==> flow/design.v <==
module dummydecoder(
    input [31:0] instr,       
    output reg [5:0] op,      
    output reg [4:0] rs1,     
    output reg [4:0] rs2,     
    output reg [4:0] rd,      
    input  [31:0] r_rv2,      
    output reg [31:0] rv2,    
    output reg we             
);
    always @* begin
        case({instr[14:12], instr[6:0]})
            10'b0000010011 : begin op = 0; rv2 = {{20{instr[31]}},instr[31:20]}; we = 1;end			 
            10'b0100010011 : begin op = 1; rv2 = {{20{instr[31]}},instr[31:20]}; we = 1;end			 
            10'b0110010011 : begin op = 2; rv2 = {{20{instr[31]}},instr[31:20]}; we = 1;end			 
            10'b1000010011 : begin op = 3; rv2 = {{20{instr[31]}},instr[31:20]}; we = 1;end			 
            10'b1100010011 : begin op = 4; rv2 = {{20{instr[31]}},instr[31:20]}; we = 1;end			 
            10'b1110010011 : begin op = 5; rv2 = {{20{instr[31]}},instr[31:20]}; we = 1;end			 
            10'b0010010011 : begin op = 6; rv2 = {{20{instr[31]}},instr[31:20]}; we = 1;end			 
            10'b1010010011 : begin op = instr[30] ? 8 : 7;  rv2 = instr[24:20]; we = 1;end	 
            10'b0000110011 : begin op = instr[30] ? 10 : 9; rv2 = r_rv2; we = 1;end	 
		    10'b0010110011 : begin op = 11; rv2 = r_rv2; we = 1;end			    
		    10'b0100110011 : begin op = 12; rv2 = r_rv2; we = 1;end			    
		    10'b0110110011 : begin op = 13; rv2 = r_rv2; we = 1;end			    
		    10'b1000110011 : begin op = 14; rv2 = r_rv2; we = 1;end			    
            10'b1010110011 : begin op = instr[30] ? 16 : 15; rv2 = r_rv2; we = 1;end	 
		    10'b1100110011 : begin op = 17; rv2 = r_rv2; we = 1;end			    
		    10'b1110110011 : begin op = 18; rv2 = r_rv2; we = 1;end			    
            10'b0000000011 : begin op = 19; rv2 = r_rv2; we = 1;end             
            10'b0010000011 : begin op = 20; rv2 = r_rv2; we = 1;end             
            10'b0100000011 : begin op = 21; rv2 = r_rv2; we = 1;end             
            10'b1000000011 : begin op = 22; rv2 = r_rv2; we = 1;end             
            10'b1010000011 : begin op = 23; rv2 = r_rv2; we = 1;end             
            10'b0000100011 : begin op = 24; rv2 = r_rv2; we = 0;end             
            10'b0010100011 : begin op = 25; rv2 = r_rv2; we = 0;end             
            10'b0100100011 : begin op = 26; rv2 = r_rv2; we = 0;end             
            10'b0001100011 : begin op = 31; rv2 = r_rv2; we = 0;end             
            10'b0011100011 : begin op = 32; rv2 = r_rv2; we = 0;end             
            10'b1001100011 : begin op = 33; rv2 = r_rv2; we = 0;end             
            10'b1011100011 : begin op = 34; rv2 = r_rv2; we = 0;end             
            10'b1101100011 : begin op = 35; rv2 = r_rv2; we = 0;end             
            10'b1111100011 : begin op = 36; rv2 = r_rv2; we = 0;end             
            10'b0001100111 : begin op = 30; rv2 = r_rv2; we = 1;end             
            default:begin
                 case (instr[6:0])
            7'b1101111 : begin op = 29; rv2 = r_rv2; we = 1;end             
            7'b0110111 : begin op = 27; rv2 = r_rv2; we = 1;end             
            7'b0010111 : begin op = 28; rv2 = r_rv2; we = 1;end             
                     default:begin op = 0; we = 0;rv2=r_rv2; end
        endcase
            end
	endcase
     rs1 = instr [19:15];
     rs2 = instr [24:20];
     rd  = instr [11:7];
    end
endmodule
module alu32(
    input [5:0] op,       
    input [31:0] rv1,     
    input [31:0] rv2,     
    output reg [31:0] rvout,   
    input [31:0] drdata,
    output reg [31:0] dwdata,
    output reg [3:0] dwe,
    input [31:0] daddr,
    input [31:0] iaddr,
    input [31:0] instr
);
    always @* begin
        case(op)
            0 : begin rvout = rv1 + rv2; dwe = 0; dwdata = 0; end   
            1 : begin rvout = $signed(rv1) < $signed(rv2); dwe = 0; dwdata = 0;end  
            2 : begin rvout = rv1 < rv2; dwe = 0; dwdata = 0;end  
            3 : begin rvout = rv1 ^ rv2; dwe = 0; dwdata = 0;end  
            4 : begin rvout = rv1 | rv2; dwe = 0; dwdata = 0;end  
            5 : begin rvout = rv1 & rv2; dwe = 0; dwdata = 0;end  
            6 : begin rvout = rv1 << rv2[4:0]; dwe = 0; dwdata = 0;end  
            7 : begin rvout = rv1 >> rv2[4:0]; dwe = 0; dwdata = 0;end  
            8 : begin rvout = $signed(rv1) >>> rv2[4:0]; dwe = 0; dwdata = 0;end  
            9 : begin rvout = rv1 + rv2; dwe = 0; dwdata = 0;end  
            10: begin rvout = rv1 - rv2; dwe = 0; dwdata = 0;end  
            11: begin rvout = rv1 << rv2[4:0]; dwe = 0; dwdata = 0;end  
            12: begin rvout = $signed(rv1) < $signed(rv2); dwe = 0; dwdata = 0;end  
            13: begin rvout = rv1 < rv2; dwe = 0; dwdata = 0;end  
            14: begin rvout = rv1 ^ rv2; dwe = 0; dwdata = 0;end  
            15: begin rvout = rv1 >> rv2[4:0]; dwe = 0; dwdata = 0;end  
            16: begin rvout = $signed(rv1) >>> rv2[4:0]; dwe = 0; dwdata = 0;end  
            17: begin rvout = rv1 | rv2; dwe = 0; dwdata = 0;end  
            18: begin rvout = rv1 & rv2; dwe = 0; dwdata = 0;end  
            19 : begin dwe = 0;dwdata = 0;            
            case (daddr[1:0])
                2'b00: rvout = {{24{drdata[7]}}, drdata[7:0]};    
                2'b01: rvout = {{24{drdata[15]}}, drdata[15:8]};  
                2'b10: rvout = {{24{drdata[23]}}, drdata[23:16]};
                2'b11: rvout = {{24{drdata[31]}}, drdata[31:24]};
                default : rvout = {{24{drdata[7]}}, drdata[7:0]};
            endcase
                end                                                      
            20 : begin  dwe = 0; dwdata = 0;
                case (daddr[1:0])
                    2'b00: rvout = {{16{drdata[15]}}, drdata[15:0]};
                    2'b10: rvout = {{16{drdata[31]}}, drdata[31:16]};
                    default : rvout = {{16{drdata[15]}}, drdata[15:0]};
                endcase
                end                                                      
            21 : begin rvout = drdata; dwe = 0; dwdata = 0; end                          
            22 : begin dwe = 0;dwdata = 0; 
                case (daddr[1:0])
                    2'b00: rvout = {{24{1'b0}}, drdata[7:0]};
                    2'b01: rvout = {{24{1'b0}}, drdata[15:8]};
                    2'b10: rvout = {{24{1'b0}}, drdata[23:16]};
                    2'b11: rvout = {{24{1'b0}}, drdata[31:24]};
                    default : rvout = {{24{1'b0}}, drdata[7:0]};
                endcase
                end                                                      
            23 : begin dwe = 0; dwdata = 0; 
                case (daddr[1:0])
                    2'b00: rvout = {{16{1'b0}}, drdata[15:0]};
                    2'b10: rvout = {{16{1'b0}}, drdata[31:16]};
                    default : rvout = {{16{1'b0}}, drdata[15:0]};
                endcase
                end                                                     
            24 : begin dwdata = {4{rv2[7:0]}}; rvout = 0;
                case(daddr[1:0])
                    2'b00: dwe = 4'b0001;         
                    2'b01: dwe = 4'b0010;         
                    2'b10: dwe = 4'b0100;         
                    2'b11: dwe = 4'b1000;         
                    default : dwe = 4'b0001; 
                endcase 
            end                                                             
            25 : begin dwdata = {2{rv2[15:0]}}; rvout = 0;
                case(daddr[1:0])
                    2'b00: dwe = 4'b0011;        
                    2'b10: dwe = 4'b1100;
                    default : dwe = 4'b0011;
                endcase
            end                                                              
            26 : begin dwdata = rv2; dwe = 4'b1111; rvout = 0; end                      
            27: begin rvout = {instr[31:12],{12{1'b0}}}; dwe = 0; dwdata = 0;end  
            28: begin rvout = iaddr + {instr[31:12],{12{1'b0}}}; dwe = 0; dwdata = 0;end  
            29: begin rvout = iaddr +4; dwe = 0; dwdata = 0;end  
            30: begin rvout = iaddr +4; dwe = 0; dwdata = 0;end  
            31: begin dwe = 0; dwdata = 0; rvout = 0; end       
            32: begin dwe = 0; rvout = 0; dwdata = 0; end  
            33: begin dwe = 0; rvout = 0; dwdata = 0; end  
            34: begin dwe = 0; rvout = 0; dwdata = 0; end  
            35: begin dwe = 0; rvout = 0; dwdata = 0; end  
            36: begin dwe = 0; rvout = 0; dwdata = 0; end  
            default : begin rvout =0; dwe = 0; dwdata = 0; end 
        endcase
    end
endmodule
module regfile(
    input [4:0] rs1,      
    input [4:0] rs2,      
    input [4:0] rd,       
    input we,             
    input [31:0] wdata,   
    output reg [31:0] rv1,    
    output reg [31:0] rv2,    
    input clk,             
    input [5:0] op,
    input [31:0] instr,
    output reg [31:0] daddr,
    input [31:0] iaddr
);
    reg [31:0] memory [0:31];
    always @* begin
        rv1 = (rs1 == 0) ? 32'd0 : memory[rs1];
        rv2 = (rs2 == 0) ? 32'd0 : memory[rs2];
        case(op)
            19,20,21,22,
            23: daddr = rv1 + {{20{instr[31]}},instr[31:20]};
            24,25,
            26: daddr = rv1 + {{ 20{instr[31]}},instr[31:25],instr[11:7]};
            default : daddr = 0;   
        endcase 
    end
    always @(posedge clk) begin   
        if(we == 1 & rd!= 0) begin
            memory[rd] <= wdata;
         end
    end
endmodule
module cpu (
    input clk, 
    input reset,
    output reg [31:0] iaddr,
    input [31:0] idata,
    output reg [31:0] daddr,
    input [31:0] drdata,
    output reg [31:0] dwdata,
    output reg [3:0] dwe
);
    wire [31:0] daddr1, dwdata1;  
    wire [3:0] dwe1;
    wire [5:0] op;
    wire [31:0] rv1, rv2, rvout, r_rv2, wdata;
    wire [4:0] rs1, rs2, rd;
    wire we;
    alu32 u1(
        .op(op),
        .rv1(rv1),            
        .rv2(rv2),
        .rvout(rvout),
        .drdata(drdata),      
        .dwdata(dwdata1),     
        .dwe(dwe1),
        .daddr(daddr1),
        .iaddr(iaddr),
        .instr(idata)
    );
    regfile u2(
        .rs1(rs1),
        .rs2(rs2),
        .rd(rd),
        .we(we),
        .wdata(rvout),
        .rv1(rv1),
        .rv2(r_rv2),
        .clk(clk),
        .op(op),
        .instr(idata),
        .daddr(daddr1)
    );
    dummydecoder u3(
        .instr(idata),
        .op(op),
        .rs1(rs1),
        .rs2(rs2),
        .rd(rd),
        .r_rv2(r_rv2),
        .rv2(rv2),
        .we(we)
    );
    always @* begin
        if (reset) begin
           daddr = 0;
           dwdata = 0;
           dwe = 0;
        end
        else begin
           daddr = daddr1;
           dwdata = dwdata1;
           dwe = dwe1;
        end
    end
    wire [31:0] imm_j = {{12{idata[31]}},idata[19:12],idata[20],idata[30:21],1'b0};
    wire [31:0] imm_b = {{20{idata[31]}},idata[7],idata[30:25],idata[11:8],1'b0};
    wire [31:0] jalr_t = rv1 + {{20{idata[31]}},idata[31:20]};
    reg  [31:0] pc_next;
    always @* begin  
        case(op)
            29 : pc_next = iaddr + imm_j;  
            30 : pc_next = {jalr_t[31:1], 1'b0};  
            31 : pc_next = (rv1 == rv2) ? iaddr + imm_b : iaddr + 4;  
            32 : pc_next = (rv1 != rv2) ? iaddr + imm_b : iaddr + 4;  
            33 : pc_next = ($signed(rv1) < $signed(rv2)) ? iaddr + imm_b : iaddr + 4;  
            34 : pc_next = ($signed(rv1) >= $signed(rv2)) ? iaddr + imm_b : iaddr + 4;  
            35 : pc_next = (rv1 < rv2) ? iaddr + imm_b : iaddr + 4;  
            36 : pc_next = (rv1 >= rv2) ? iaddr + imm_b : iaddr + 4;  
            default : pc_next = iaddr + 4;
        endcase
    end       
    always @(posedge clk) begin  
        if (reset) begin
            iaddr <= 0;
        end else begin
            iaddr <= pc_next;
        end
    end
endmodule
Tool chain data of cpu. What the tools print for cpu, step after step. Lines are those of the file above, counted from 1. Operators: Yosys type, input widths -> output width; for muxes data width and select width s. Not given: n/a

Top: cpu. Clock port: clk. Library: sky130hd. Timing corner: tt_025C_1v80.

Word-level counts. Yosys after proc, flatten, opt, wreduce and memory -nomap, before mapping. Enables and synchronous resets that opt folds into registers are not counted as muxes. Memory bits, and registers merged into a memory's read port (data or address), are not among the register bits. Print and check cells are not counted. Yosys's memory passes give these memory sizes; they may raise the number of words (mostly to a power of two), join words into wider ones and drop unused or constant bits.

Multipliers: 0. Under equality and inequality tests stands 75. For bitwise operators the number is 4. Under add/sub/neg operators stands 8. Reduce/logical cells: 21. The figure for mux-type cells is 33. Under order comparisons stands 6. The entry for shifts and indexed selects reads 3. Under div/mod/pow operators stands 0.

Operators with widths (number): $pmux 32 s18 (1); $mux 32 (12); $pmux 32 s8 (1); $pmux 32 s4 (2); $add 32x32->32 (6); $pmux 6 s31 (1); $eq 10x10->1 const B (14); $lt 32x32->1 (4); $pmux 32 s2 (2); $eq 6x5->1 const B (16); $pmux 32 s3 (1); $ge 32x32->1 (2); $eq 10x9->1 const B (6); $eq 10x8->1 const B (5); $eq 6x4->1 const B (8); $add 32x3->32 const B (1); $sub 32x32->32 (1); $eq 32x32->1 (1); $ne 32x32->1 (1); $and 32x32->32 (1); $or 32x32->32 (1); $xor 32x32->32 (1); $shl 32x5->32 (1); $shr 32x5->32 (1); $sshr 32x5->32 (1); $eq 6x6->1 const B (5); $eq 6x3->1 const B (4); $reduce_or 22->1 (1).

Other operator kinds: 30; their cells: 49.

For memories kept the number is 1. For bits in writable memories the number is 1024. Cells after elaboration: 152. Under bits of input ports stands 66. Latch bits: 0. The entry for bits in registers reads 32. The figure for bits in read-only memories is 0. For output and inout bits the number is 100. Under word width x clocked read ports stands 0.

Memory list: u2.memory (words 32, bits a word 32, rd ports 2, wr ports 1, RTL line 169) `reg [31:0] memory [0:31];`.

Longest topological paths. Yosys ltp: most cells in a row. Word level: on the elaborated netlist, between registers, memories and ports. Mapped: between sequential cells and ports; inverters and the memories' decode and read muxes count.

Depth in word-level cells: 10. Under ABC_AREA stands 0. Under depth in mapped cells stands 28. Under depth with buffers taken out stands 20.

After synthesis. The flow's flattened synthesis, as Yosys stat reports it; memories are mapped. The netlist is that of the ABC_AREA named above (0 if unset); the other value can give another one.

Cells by type: sky130_fd_sc_hd__edfxtp_1 (number 1024, area in all 3.07E+04 um2); sky130_fd_sc_hd__mux4_2 (number 511, area in all 1.15E+04 um2); sky130_fd_sc_hd__mux2i_1 (number 257, area in all 2.57E+03 um2); sky130_fd_sc_hd__ha_1 (number 188, area in all 2.35E+03 um2); sky130_fd_sc_hd__a21oi_1 (number 386, area in all 1.93E+03 um2); sky130_fd_sc_hd__nor2_1 (number 356, area in all 1.34E+03 um2); sky130_fd_sc_hd__nand2_1 (number 308, area in all 1.16E+03 um2); sky130_fd_sc_hd__o21ai_0 (number 230, area in all 1.15E+03 um2); sky130_fd_sc_hd__clkbuf_1 (number 232, area in all 870.835 um2); sky130_fd_sc_hd__xnor2_1 (number 85, area in all 744.464 um2); sky130_fd_sc_hd__mux2_2 (number 62, area in all 698.17 um2); sky130_fd_sc_hd__a221oi_1 (number 78, area in all 683.155 um2); sky130_fd_sc_hd__a21o_1 (number 87, area in all 653.126 um2); sky130_fd_sc_hd__a211oi_1 (number 83, area in all 623.098 um2); sky130_fd_sc_hd__dfxtp_1 (number 31, area in all 620.595 um2); sky130_fd_sc_hd__buf_2 (number 112, area in all 560.538 um2); sky130_fd_sc_hd__o22ai_1 (number 82, area in all 512.992 um2); sky130_fd_sc_hd__nand3_1 (number 101, area in all 505.485 um2).

Not listed: further types 83, cells in them 1116.

The figure for synthesis area is 0.0671807 mm2. The entry for buffer cells reads 403. Mapped flip-flops: 1055. Sequential part of the area: 0.0313701 mm2. Under cells in the netlist stands 5329.

The figures by module come from a second, unflattened synthesis with its own total; it is not the netlist above.

The figure for cell total of the unflattened synthesis is 5287. Area (unflattened synthesis): 0.0692514 mm2.

Each row is one instance without its submodules.

Modules: regfile (instances 1, cells 2268, area 0.0487468 mm2); alu32 (instances 1, cells 1761, area 0.0116387 mm2); cpu (instances 1, cells 1090, area 0.0076886 mm2); dummydecoder (instances 1, cells 168, area 0.0011774 mm2).

Path before layout. OpenSTA on the mapped netlist: ideal clock, no wires. The path of least setup slack (recovery checks aside). Input and output delay are each 20% of the period. Register names are those of the netlist, which keeps one name where synthesis merged equal registers.

Path type: in2out. From: in idata[17]. To: out daddr[28]. For stages the number is 23. Path buffers: 7. Under clock period stands 11.0 ns. For data required time the number is 8.800 ns. For arrival time the number is 6.830 ns. For delay of the path the number is 4.630 ns. Under external output delay stands 2.200 ns. For setup slack the number is 1.970 ns. For input delay the number is 2.200 ns. Under synthesis period reached stands 9.03 ns.

"delay of the path" is the arrival time less input delay plus setup time. A path that ends at an output port has no setup time. "stages" counts driving pins, that of a launching flip-flop among them; a cell with two outputs on the path counts twice. "synthesis period reached" = period - worst setup slack (recovery checks aside). The figure is calculated, with input and output delays left at 20% of the set period. Between the ends stands the longest chain of elaborated cells between them, by number of cells; it is not shown to be the way that was timed. Of several equally long chains one is given. A line is the first line of the expression or statement that the cell stems from. Yosys adds cells for indexed reads and writes and turns some case tables into memories. The chain passes a memory read, where the word-level depth is cut; so it can be longer than that depth.

Cell sequence: sky130_fd_sc_hd__buf_4 sky130_fd_sc_hd__buf_2 sky130_fd_sc_hd__buf_2 sky130_fd_sc_hd__buf_2 sky130_fd_sc_hd__buf_2 sky130_fd_sc_hd__buf_2 sky130_fd_sc_hd__a211oi_1 sky130_fd_sc_hd__nor4_1 sky130_fd_sc_hd__ha_1 sky130_fd_sc_hd__inv_1 sky130_fd_sc_hd__fa_1 sky130_fd_sc_hd__nor2b_1 sky130_fd_sc_hd__o21ai_0 sky130_fd_sc_hd__a21boi_0 sky130_fd_sc_hd__o21ai_0 sky130_fd_sc_hd__nand2b_1 sky130_fd_sc_hd__buf_1 sky130_fd_sc_hd__a21o_1 sky130_fd_sc_hd__a21oi_1 sky130_fd_sc_hd__o21ai_0 sky130_fd_sc_hd__a31oi_1 sky130_fd_sc_hd__o22ai_1 sky130_fd_sc_hd__mux2_2. The figure for length of the longest elaborated chain is 5. The entry for elaborated cells between the ends (all ways) reads 7. Classes of those cells: 2 x add/sub; 3 x mux; 1 x reduce/logical; 1 x memory.

RTL lines, path after synthesis: start, declared (RTL line 191) `input [31:0] idata,`; $mem_v2 32x32 (RTL line 169) `reg [31:0] memory [0:31];`; $mux 32 (RTL line 171) `rv1 = (rs1 == 0) ? 32'd0 : memory[rs1];`; $add 32x32->32 (RTL line 177) `26: daddr = rv1 + {{ 20{instr[31]}},instr[31:25],instr[11:7]};`; $pmux 32 s2 (RTL line 173) `case(op)`; $mux 32 (RTL line 239) `if (reset) begin`; end, declared (RTL line 192) `output reg [31:0] daddr,`.

Timing after layout. From the final timing report of flow run B: the path of least setup slack in the routed layout; clock arrival at registers is part of the times.

Path type: in2out. From: in idata[15]. To: out daddr[21]. For data required time the number is 8.80 ns. Path buffers: 3. For stages the number is 15. For arrival time the number is 8.28 ns. Under clock period stands 11.0 ns. For input delay the number is 2.20 ns. Under external output delay stands 2.20 ns. For setup slack the number is 0.52 ns.

Between the ends stands the longest chain of elaborated cells between them, by number of cells; it is not shown to be the way that was timed. Of several equally long chains one is given. The chain passes a memory read, where the word-level depth is cut; so it can be longer than that depth.

Cell sequence: sky130_fd_sc_hd__buf_8 sky130_fd_sc_hd__buf_4 sky130_fd_sc_hd__mux4_2 sky130_fd_sc_hd__mux2_2 sky130_fd_sc_hd__a2111oi_0 sky130_fd_sc_hd__nor3_2 sky130_fd_sc_hd__ha_1 sky130_fd_sc_hd__nand4_1 sky130_fd_sc_hd__nor3_1 sky130_fd_sc_hd__a21o_1 sky130_fd_sc_hd__a31oi_1 sky130_fd_sc_hd__xnor2_1 sky130_fd_sc_hd__nand2_1 sky130_fd_sc_hd__o21ai_0 sky130_fd_sc_hd__clkdlybuf4s50_1. The figure for length of the longest elaborated chain is 5. The entry for elaborated cells between the ends (all ways) reads 7. Classes of those cells: 2 x add/sub; 3 x mux; 1 x reduce/logical; 1 x memory.

RTL lines, path post-layout: start, declared (RTL line 191) `input [31:0] idata,`; $mem_v2 32x32 (RTL line 169) `reg [31:0] memory [0:31];`; $mux 32 (RTL line 171) `rv1 = (rs1 == 0) ? 32'd0 : memory[rs1];`; $add 32x32->32 (RTL line 177) `26: daddr = rv1 + {{ 20{instr[31]}},instr[31:25],instr[11:7]};`; $pmux 32 s2 (RTL line 173) `case(op)`; $mux 32 (RTL line 239) `if (reset) begin`; end, declared (RTL line 192) `output reg [31:0] daddr,`.

Data sheet: physical implementation of cpu

Module cpu, platform sky130hd: 2 stored runs of the flow (Yosys, OpenROAD) with differing settings, in no particular order. Input and output delays are each 20% of the period that was set; the output load is 0.01 pF. "achieved clock period" is the run's clock period less its worst setup slack. It is reckoned from that one timing run; input and output delays stay at 20% of the period that was set. "worst setup path time" means the part of the period allowed to the worst setup path (the constraints hold back 20% at inputs and 20% at outputs) less its slack; where the path has registers, the arrival times of their clocks count too. "total power of the final layout" is the tool's figure for a default switching activity; nothing was simulated.

Flow run A has these settings: ABC_AREA 0; CAP_MARGIN 5; CELL_PAD_IN_SITES_DETAIL_PLACEMENT 2; CELL_PAD_IN_SITES_GLOBAL_PLACEMENT 1; CORE_MARGIN 2; CORE_UTILIZATION 57; CTS_CLUSTER_DIAMETER 318; CTS_CLUSTER_SIZE 37; MAX_ROUTING_LAYER met4; MIN_ROUTING_LAYER met2; PLACE_DENSITY_LB_ADDON 0.18; SETUP_SLACK_MARGIN 1.34; TNS_END_PERCENT 75; period_ns 7.28; SLEW_MARGIN 20. Outcome: did not finish, placement stopped with DPL-0033.

Flow run B has these settings: CAP_MARGIN 0; CELL_PAD_IN_SITES_GLOBAL_PLACEMENT 2; CORE_MARGIN 6; CORE_UTILIZATION 50; CTS_CLUSTER_DIAMETER 336; HOLD_SLACK_MARGIN 0.3; PLACE_DENSITY 0.9; SLEW_MARGIN 35; TNS_END_PERCENT 80; period_ns 11.0. The cell area after synthesis stands at 0.0671807 mm2. For the area of the die the run shows 0.143304 mm2. The standard-cell area of the final layout reads 0.0755274 mm2. The post-route utilization comes to 57.1%. The setup slack of the worst path comes to 0.525 ns. The measured total negative slack is 0.000 ns. For the smallest hold slack the run shows 0.757 ns. The total power of the final layout stands at 12.201 mW. The achieved clock period is 10.475 ns. The worst setup path time comes to 6.08 ns. Critical path type: in2out.
